==> flow/design.v <==
`timescale 1ns/10ps
module  SOBEL(clk,reset,busy,ready,iaddr,idata,cdata_rd,cdata_wr,caddr_rd,caddr_wr,cwr,crd,csel	);
	input clk,reset;
	input ready;
	input [7:0] idata;
	input [7:0] cdata_rd;
	output reg busy;
	output reg [16:0] iaddr;
	output reg [7:0] cdata_wr;
	output [15:0] caddr_rd;
	output reg [15:0] caddr_wr;
	output reg cwr;
	output crd;
	output reg [1:0] csel;
	assign caddr_rd = 16'd0;
	assign crd = 1'b0;
	localparam IDLE = 2'd0, READ = 2'd1, WRITE = 2'd2, DONE = 2'd3;
	reg [1:0] state;
	reg [3:0] count;
	reg [16:0] count_iaddr;    
	reg [16:0] w_count;        
	reg [71:0] pixel_value;    
	reg [7:0] sobel_x;
	wire [71:0] win = {idata, pixel_value[63:0]};
	wire [7:0] p0 = win[7:0],   p1 = win[15:8],  p2 = win[23:16];
	wire [7:0] p3 = win[31:24], p5 = win[47:40];
	wire [7:0] p6 = win[55:48], p7 = win[63:56], p8 = win[71:64];
	wire signed [11:0] gx = $signed({4'b0, p0}) + $signed({3'b0, p3, 1'b0}) + $signed({4'b0, p6})
	                      - $signed({3'b0, p5, 1'b0}) - $signed({4'b0, p2}) - $signed({4'b0, p8});
	wire signed [11:0] gy_r = $signed({4'b0, pixel_value[7:0]}) + $signed({3'b0, pixel_value[15:8], 1'b0}) + $signed({4'b0, pixel_value[23:16]})
	                        - $signed({3'b0, pixel_value[63:56], 1'b0}) - $signed({4'b0, pixel_value[55:48]}) - $signed({4'b0, pixel_value[71:64]});
	function [7:0] clamp(input signed [11:0] v);
		if (v > 255) clamp = 8'd255;
		else if (v < 0) clamp = 8'd0;
		else clamp = v[7:0];
	endfunction
	wire [8:0] temp_combine = sobel_x + cdata_wr + 9'd1;
	always @(posedge clk)
	begin
		if (reset) begin
			state <= IDLE;
			busy <= 1'b0;
			cwr <= 1'b0;
			csel <= 2'b00;
			count <= 4'd0;
			iaddr <= 17'd0;
			count_iaddr <= 17'd0;
			w_count <= 17'd0;
			caddr_wr <= 16'd0;
			cdata_wr <= 8'd0;
		end
		else begin
			case (state)
			IDLE: begin
				if (ready) begin
					busy <= 1'b1;
					state <= READ;
					count <= 4'd0;
					count_iaddr <= 17'd0;
					iaddr <= 17'd0;
					w_count <= 17'd0;
				end
			end
			READ: begin
				pixel_value[count*8 +: 8] <= idata;
				if (count == 4'd8) begin
					cwr <= 1'b1;
					csel <= 2'b01;
					cdata_wr <= clamp(gx);
					sobel_x <= clamp(gx);
					caddr_wr <= w_count[15:0];
					state <= WRITE;
				end
				else begin
					if (count == 4'd2 || count == 4'd5)
						iaddr <= iaddr + 17'd256;
					else
						iaddr <= iaddr + 17'd1;
					count <= count + 4'd1;
				end
			end
			WRITE: begin
				if (csel == 2'b01) begin
					csel <= 2'b10;
					cdata_wr <= clamp(gy_r);
				end
				else if (csel == 2'b10) begin
					csel <= 2'b11;
					cdata_wr <= temp_combine[8:1];
				end
				else begin
					cwr <= 1'b0;
					csel <= 2'b00;
					count <= 4'd0;
					w_count <= w_count + 17'd1;
					if (w_count == 17'd65535) begin
						busy <= 1'b0;
						state <= DONE;
					end
					else begin
						state <= READ;
						if (count_iaddr % 258 == 255) begin
							count_iaddr <= count_iaddr + 17'd3;
							iaddr <= count_iaddr + 17'd3;
						end
						else begin
							count_iaddr <= count_iaddr + 17'd1;
							iaddr <= count_iaddr + 17'd1;
						end
					end
				end
			end
			default: ;
			endcase
		end
	end
endmodule
From RTL to reports: SOBEL --
What the tools print for SOBEL, step after step. Lines are those of the file above, counted from 1. Operators: Yosys type, input widths -> output width; for muxes data width and select width s. A cell with - has no value.
Design: top module SOBEL, clock clk, library sky130hd, library corner tt_025C_1v80

Word level --
Counts by Yosys on the flattened word-level netlist (proc, flatten, opt, wreduce; memories kept). Register bits leave out memories and registers merged into their read ports (data or address). Print and check cells are left out. Cells with the same type and inputs are merged into one.
Bit counts: cells after elaboration 120, output and inout bits 62, bits in registers 165
Operators by class: equality and inequality tests 17, bitwise operators 4, add/sub/neg operators 19, div/mod/pow operators 1, shifts and indexed selects 2, reduce/logical cells 17, $lt $le $gt $ge 4, muxes and demuxes 44
Operator list (count):
- $mod 17x9->32 const B | 1
- $mux 17 | 9
- $and 72x72->72 | 1
- $or 72x72->72 | 1
- $not 72->72 | 1
- $shift 8x33->72 | 1
- $shift 8x33->72 const A | 1
- $pmux 17 s2 | 2
- $mux 8 | 7
- $add 17x1->17 const B | 3
- $pmux 17 s3 | 1
- $sub 12x9->12 | 4
- $neg 7->33 | 1
- $eq 32x8->1 const B | 1
- $sub 11x9->12 | 2
- $lt 12x1->1 const B | 2
- $gt 12x9->1 const B | 2
- $add 10x8->11 | 2
- $reduce_and 5->1 | 4
- $add 8x9->10 | 2
- $eq 17x16->1 const B | 1
- $add 17x2->17 const B | 1
- $add 17x9->17 const B | 1
- $pmux 8 s2 | 1
- $mux 4 | 4
- $mux 2 | 8
- $ne 2x2->1 const B | 7
- $pmux 4 s3 | 1
Other operator kinds: 22; their cells: 36.

Longest topological paths --
Depth = most cells in a row (Yosys ltp): at word level without a register or memory, in the mapped netlist without a sequential cell, where the memories' decode and read muxes count.
Depth: depth in word-level cells 10, ABC_AREA 1, depth in mapped cells 80, mapped depth without buffers 79

Netlist --
Source: synth_stat.txt of the flow (Yosys; design flattened, memories mapped). It holds for the ABC_AREA given above (unset counts as 0); a run with the other value may have another netlist. The area totals of this step are shown rounded.
Synthesis totals: sequential part of the area 3900 um^2, buffer cells 60, standard cells after synthesis 1753, synthesis area 13000 um^2, mapped flip-flops 158
Cells by type:
- sky130_fd_sc_hd__edfxtp_1 | count 72, total area 2.16E+03 um^2
- sky130_fd_sc_hd__dfxtp_1 | count 86, total area 1.72E+03 um^2
- sky130_fd_sc_hd__fa_1 | count 64, total area 1.28E+03 um^2
- sky130_fd_sc_hd__nand2_1 | count 331, total area 1.24E+03 um^2
- sky130_fd_sc_hd__inv_1 | count 268, total area 1.01E+03 um^2
- sky130_fd_sc_hd__nand3_1 | count 164, total area 820.787 um^2
- sky130_fd_sc_hd__o21ai_0 | count 158, total area 790.758 um^2
- sky130_fd_sc_hd__ha_1 | count 45, total area 563.04 um^2
- sky130_fd_sc_hd__nor2_1 | count 138, total area 517.997 um^2
- sky130_fd_sc_hd__a21oi_1 | count 100, total area 500.48 um^2
- sky130_fd_sc_hd__xor2_1 | count 26, total area 227.718 um^2
- sky130_fd_sc_hd__nand2_2 | count 30, total area 187.68 um^2
- sky130_fd_sc_hd__buf_4 | count 19, total area 142.637 um^2
- sky130_fd_sc_hd__clkbuf_1 | count 37, total area 138.883 um^2
- sky130_fd_sc_hd__nand4_1 | count 20, total area 125.12 um^2
- sky130_fd_sc_hd__nor3_1 | count 25, total area 125.12 um^2
- sky130_fd_sc_hd__a21oi_4 | count 7, total area 113.859 um^2
- sky130_fd_sc_hd__nand2_4 | count 10, total area 112.608 um^2
Not listed: further types 34, cells in them 153.

Timing after synthesis --
Source: OpenSTA report_checks on the synthesized netlist (no wires, ideal clock, input and output delay 20% of the period each), path of least setup slack; recovery checks are left aside. Register names are those of the netlist, which keeps one name where synthesis merged equal registers.
Timing after synthesis: kind register to register, from register count_iaddr[10], to register iaddr[16], delay of the path 7.530 ns, time at the first pin 0.000 ns, data required time 9.542 ns, slack 2.070 ns, stages 71, period 9.6 ns, arrival time 7.472 ns, synthesis period reached 7.53 ns
"delay of the path" = arrival - input delay + setup time. "stages" counts driving pins, that of a launching flip-flop among them; a cell with two outputs on the path counts twice. "synthesis period reached" is the clock period less the worst setup slack; recovery checks do not enter. This is arithmetic on one report: input and output delays are still those of the set period (20% each). The rows between start and end are the longest chain of elaborated cells between them; the timing report does not say that the signal goes this way. Where chains are equally long, one stands for them. Each line given opens the expression or statement behind the cell; cells for indexed reads and writes are added by Yosys, which also makes memories of some case tables. A register here has more assigning lines than the two given.
Between the ends, after synthesis: cells stage by stage sky130_fd_sc_hd__dfxtp_1 > sky130_fd_sc_hd__buf_6 > sky130_fd_sc_hd__nor2_4 > sky130_fd_sc_hd__nand3_1 > sky130_fd_sc_hd__inv_2 > sky130_fd_sc_hd__nand3_2 > sky130_fd_sc_hd__nand2_1 > sky130_fd_sc_hd__nand2_1 > sky130_fd_sc_hd__nor2_1 > sky130_fd_sc_hd__nand2_2 > sky130_fd_sc_hd__nand3_2 > sky130_fd_sc_hd__nand2_1 > sky130_fd_sc_hd__nand2_2 > sky130_fd_sc_hd__nand2_2 > sky130_fd_sc_hd__a21oi_4 > sky130_fd_sc_hd__nand2_4 > sky130_fd_sc_hd__nand2_1 > sky130_fd_sc_hd__nand3_1 > [35 not listed] > sky130_fd_sc_hd__nor2_1 > sky130_fd_sc_hd__nand2_1 > sky130_fd_sc_hd__fa_1 > sky130_fd_sc_hd__nor3_1 > sky130_fd_sc_hd__inv_1 > sky130_fd_sc_hd__nor3_1 > sky130_fd_sc_hd__inv_1 > sky130_fd_sc_hd__nor2_1 > sky130_fd_sc_hd__nand3_1 > sky130_fd_sc_hd__nor2_1 > sky130_fd_sc_hd__nand2_1 > sky130_fd_sc_hd__nor3_1 > sky130_fd_sc_hd__nand2_1 > sky130_fd_sc_hd__o21ai_0 > sky130_fd_sc_hd__nand3_1 > sky130_fd_sc_hd__nand3_1 > sky130_fd_sc_hd__o211ai_1 > sky130_fd_sc_hd__inv_1, length of the longest elaborated chain 7, elaborated cells between the ends (all ways) 9
RTL lines, path after synthesis:
- start: declaration | RTL line 20 | reg [16:0] count_iaddr;
- start: assignment | RTL line 103 | count_iaddr <= count_iaddr + 17'd3;
- start: assignment | RTL line 107 | count_iaddr <= count_iaddr + 17'd1;
- $mod 17x9->32 | RTL line 102 | if (count_iaddr % 258 == 255) begin
- $eq 32x8->1 | RTL line 102
- $mux 17 | RTL line 102
- $mux 17 | RTL line 96 | if (w_count == 17'd65535) begin
- $mux 17 | RTL line 87 | else if (csel == 2'b10) begin
- $mux 17 | RTL line 83 | if (csel == 2'b01) begin
- $pmux 17 s3 | RTL line 53 | case (state)
- end: assignment | RTL line 76 | iaddr <= iaddr + 17'd256;
- end: assignment | RTL line 78 | iaddr <= iaddr + 17'd1;
- end: declaration | RTL line 8 | output reg [16:0] iaddr;

Path in the finished layout --
Path of least setup slack in the final report of record 1 (OpenROAD, finished layout, wires in). Where an end is a register, its clock arrival counts in the times.
Timing after layout: kind register to register, from register count_iaddr[14], to register iaddr[16], data required time 10.00 ns, slack 0.47 ns, arrival time 9.53 ns, period 9.6 ns, time at the first pin 0.45 ns, stages 68
The rows between start and end are the longest chain of elaborated cells between them; the timing report does not say that the signal goes this way. Where chains are equally long, one stands for them. A register here has more assigning lines than the two given.
Between the ends, after layout: cells stage by stage sky130_fd_sc_hd__dfxtp_4 > sky130_fd_sc_hd__clkinv_4 > sky130_fd_sc_hd__nand2_2 > sky130_fd_sc_hd__nor2_2 > sky130_fd_sc_hd__nand2_2 > sky130_fd_sc_hd__nand3_4 > sky130_fd_sc_hd__nand3_2 > sky130_fd_sc_hd__nor2_2 > sky130_fd_sc_hd__nand2_2 > sky130_fd_sc_hd__nand2_1 > sky130_fd_sc_hd__nand2_1 > sky130_fd_sc_hd__nand3_1 > sky130_fd_sc_hd__nor2_1 > sky130_fd_sc_hd__nand2_1 > sky130_fd_sc_hd__nand2_2 > sky130_fd_sc_hd__nand2_4 > sky130_fd_sc_hd__nand2_1 > sky130_fd_sc_hd__nand3_1 > [32 not listed] > sky130_fd_sc_hd__nor2_1 > sky130_fd_sc_hd__nand2_1 > sky130_fd_sc_hd__fa_2 > sky130_fd_sc_hd__nor3_2 > sky130_fd_sc_hd__inv_1 > sky130_fd_sc_hd__nor3_2 > sky130_fd_sc_hd__inv_1 > sky130_fd_sc_hd__nor2_2 > sky130_fd_sc_hd__nand3_2 > sky130_fd_sc_hd__nor2_2 > sky130_fd_sc_hd__nand2_1 > sky130_fd_sc_hd__nor3_2 > sky130_fd_sc_hd__nand2_1 > sky130_fd_sc_hd__o21ai_1 > sky130_fd_sc_hd__nand3_1 > sky130_fd_sc_hd__nand3_1 > sky130_fd_sc_hd__o211ai_1 > sky130_fd_sc_hd__inv_1, length of the longest elaborated chain 7, elaborated cells between the ends (all ways) 9
RTL lines, path after layout:
- start: declaration | RTL line 20 | reg [16:0] count_iaddr;
- start: assignment | RTL line 103 | count_iaddr <= count_iaddr + 17'd3;
- start: assignment | RTL line 107 | count_iaddr <= count_iaddr + 17'd1;
- $mod 17x9->32 | RTL line 102 | if (count_iaddr % 258 == 255) begin
- $eq 32x8->1 | RTL line 102
- $mux 17 | RTL line 102
- $mux 17 | RTL line 96 | if (w_count == 17'd65535) begin
- $mux 17 | RTL line 87 | else if (csel == 2'b10) begin
- $mux 17 | RTL line 83 | if (csel == 2'b01) begin
- $pmux 17 s3 | RTL line 53 | case (state)
- end: assignment | RTL line 76 | iaddr <= iaddr + 17'd256;
- end: assignment | RTL line 78 | iaddr <= iaddr + 17'd1;
- end: declaration | RTL line 8 | output reg [16:0] iaddr;

## Implementation results

Flow measurements of SOBEL on sky130hd: 6 stored runs with different settings, listed in no order. Input and output delays are each 20% of the period that was set; the output load is 0.01 pF.
By "achieved clock period" is meant the clock period of the run minus its worst setup slack. This is arithmetic on one report: input and output delays are still those of the set period (20% each).
By "worst setup path time" is meant the share of the clock period that the worst setup path is allowed (20% is reserved at inputs, 20% at outputs), minus its slack. Clock arrival times at its registers enter into it.
Values from the reports are rounded here.
[record 1] settings: ABC_AREA=1, CELL_PAD_IN_SITES_DETAIL_PLACEMENT=1, CELL_PAD_IN_SITES_GLOBAL_PLACEMENT=0, CTS_CLUSTER_DIAMETER=134, GPL_TIMING_DRIVEN=1, MAX_ROUTING_LAYER=met4, MIN_ROUTING_LAYER=met2, PLACE_DENSITY_LB_ADDON=0.28, SLEW_MARGIN=5, period_ns=9.6, CAP_MARGIN=20, CORE_MARGIN=2, CORE_UTILIZATION=40
[record 1] result: chip area after synthesis (Yosys) 13000 um^2, die area 34000 um^2, standard-cell area of the final layout 15000 um^2, utilization 0.48, worst setup slack after layout 0.47 ns, total negative slack 0.000 ns, worst hold slack 0.47 ns, achieved clock period 9.128 ns, worst setup path time 9.13 ns, worst setup path kind register to register
[record 2] settings: CAP_MARGIN=40, CELL_PAD_IN_SITES_DETAIL_PLACEMENT=1, CORE_ASPECT_RATIO=0.53, CORE_UTILIZATION=43, CTS_CLUSTER_DIAMETER=59, CTS_CLUSTER_SIZE=16, GPL_ROUTABILITY_DRIVEN=0, MIN_ROUTING_LAYER=met1, PLACE_DENSITY_LB_ADDON=0.14, TNS_END_PERCENT=5, period_ns=5.23, CORE_MARGIN=2, SLEW_MARGIN=20
[record 2] result: chip area after synthesis (Yosys) 12000 um^2, die area 30000 um^2, standard-cell area of the final layout 16000 um^2, utilization 0.58, worst setup slack after layout -4.1 ns, total negative slack -130 ns, worst hold slack 0.46 ns, achieved clock period 9.310 ns, worst setup path time 9.31 ns, worst setup path kind register to register
[record 3] settings: ABC_AREA=0, CAP_MARGIN=5, CORE_UTILIZATION=25, CTS_CLUSTER_DIAMETER=188, GPL_TIMING_DRIVEN=0, HOLD_SLACK_MARGIN=0.27, MAX_ROUTING_LAYER=met4, SETUP_SLACK_MARGIN=0.06, period_ns=11.8, CORE_MARGIN=2, SLEW_MARGIN=20
[record 3] result: chip area after synthesis (Yosys) 12000 um^2, die area 51000 um^2, standard-cell area of the final layout 14000 um^2, utilization 0.3, worst setup slack after layout 1.0 ns, total negative slack 0.000 ns, worst hold slack 0.46 ns, achieved clock period 10.763 ns, worst setup path time 10.76 ns, worst setup path kind register to register
[record 4] settings: CELL_PAD_IN_SITES_DETAIL_PLACEMENT=0, CORE_UTILIZATION=64, CTS_CLUSTER_DIAMETER=96, MAX_ROUTING_LAYER=met4, MIN_ROUTING_LAYER=met1, PLACE_DENSITY=0.8, SETUP_SLACK_MARGIN=0.77, period_ns=7.41, CAP_MARGIN=20, CORE_MARGIN=2, SLEW_MARGIN=20
[record 4] result: chip area after synthesis (Yosys) 12000 um^2, die area 20000 um^2, standard-cell area of the final layout 16000 um^2, utilization 0.84, worst setup slack after layout -1.3 ns, total negative slack -36 ns, worst hold slack 0.45 ns, achieved clock period 8.670 ns, worst setup path time 8.67 ns, worst setup path kind register to register
[record 5] settings: ABC_AREA=1, CAP_MARGIN=0, CELL_PAD_IN_SITES_DETAIL_PLACEMENT=0, CELL_PAD_IN_SITES_GLOBAL_PLACEMENT=0, CORE_MARGIN=5, CTS_CLUSTER_DIAMETER=300, CTS_CLUSTER_SIZE=72, GPL_TIMING_DRIVEN=1, MAX_ROUTING_LAYER=met5, MIN_ROUTING_LAYER=met1, PLACE_DENSITY_LB_ADDON=0.28, SETUP_SLACK_MARGIN=2.82, SLEW_MARGIN=35, TNS_END_PERCENT=55, period_ns=9.6, CORE_UTILIZATION=40
[record 5] result: chip area after synthesis (Yosys) 13000 um^2, die area 36000 um^2, standard-cell area of the final layout 16000 um^2, utilization 0.5, worst setup slack after layout 1.4 ns, total negative slack 0.000 ns, worst hold slack 0.46 ns, achieved clock period 8.217 ns, worst setup path time 8.22 ns, worst setup path kind register to register
[record 6] settings: ABC_AREA=1, CELL_PAD_IN_SITES_DETAIL_PLACEMENT=1, CELL_PAD_IN_SITES_GLOBAL_PLACEMENT=0, CTS_CLUSTER_DIAMETER=300, GPL_TIMING_DRIVEN=1, MAX_ROUTING_LAYER=met4, MIN_ROUTING_LAYER=met2, PLACE_DENSITY_LB_ADDON=0.28, SETUP_SLACK_MARGIN=2.82, SLEW_MARGIN=5, TNS_END_PERCENT=90, period_ns=9.6, CAP_MARGIN=20, CORE_MARGIN=2, CORE_UTILIZATION=40
[record 6] result: did not finish, routing stopped with GRT-0232
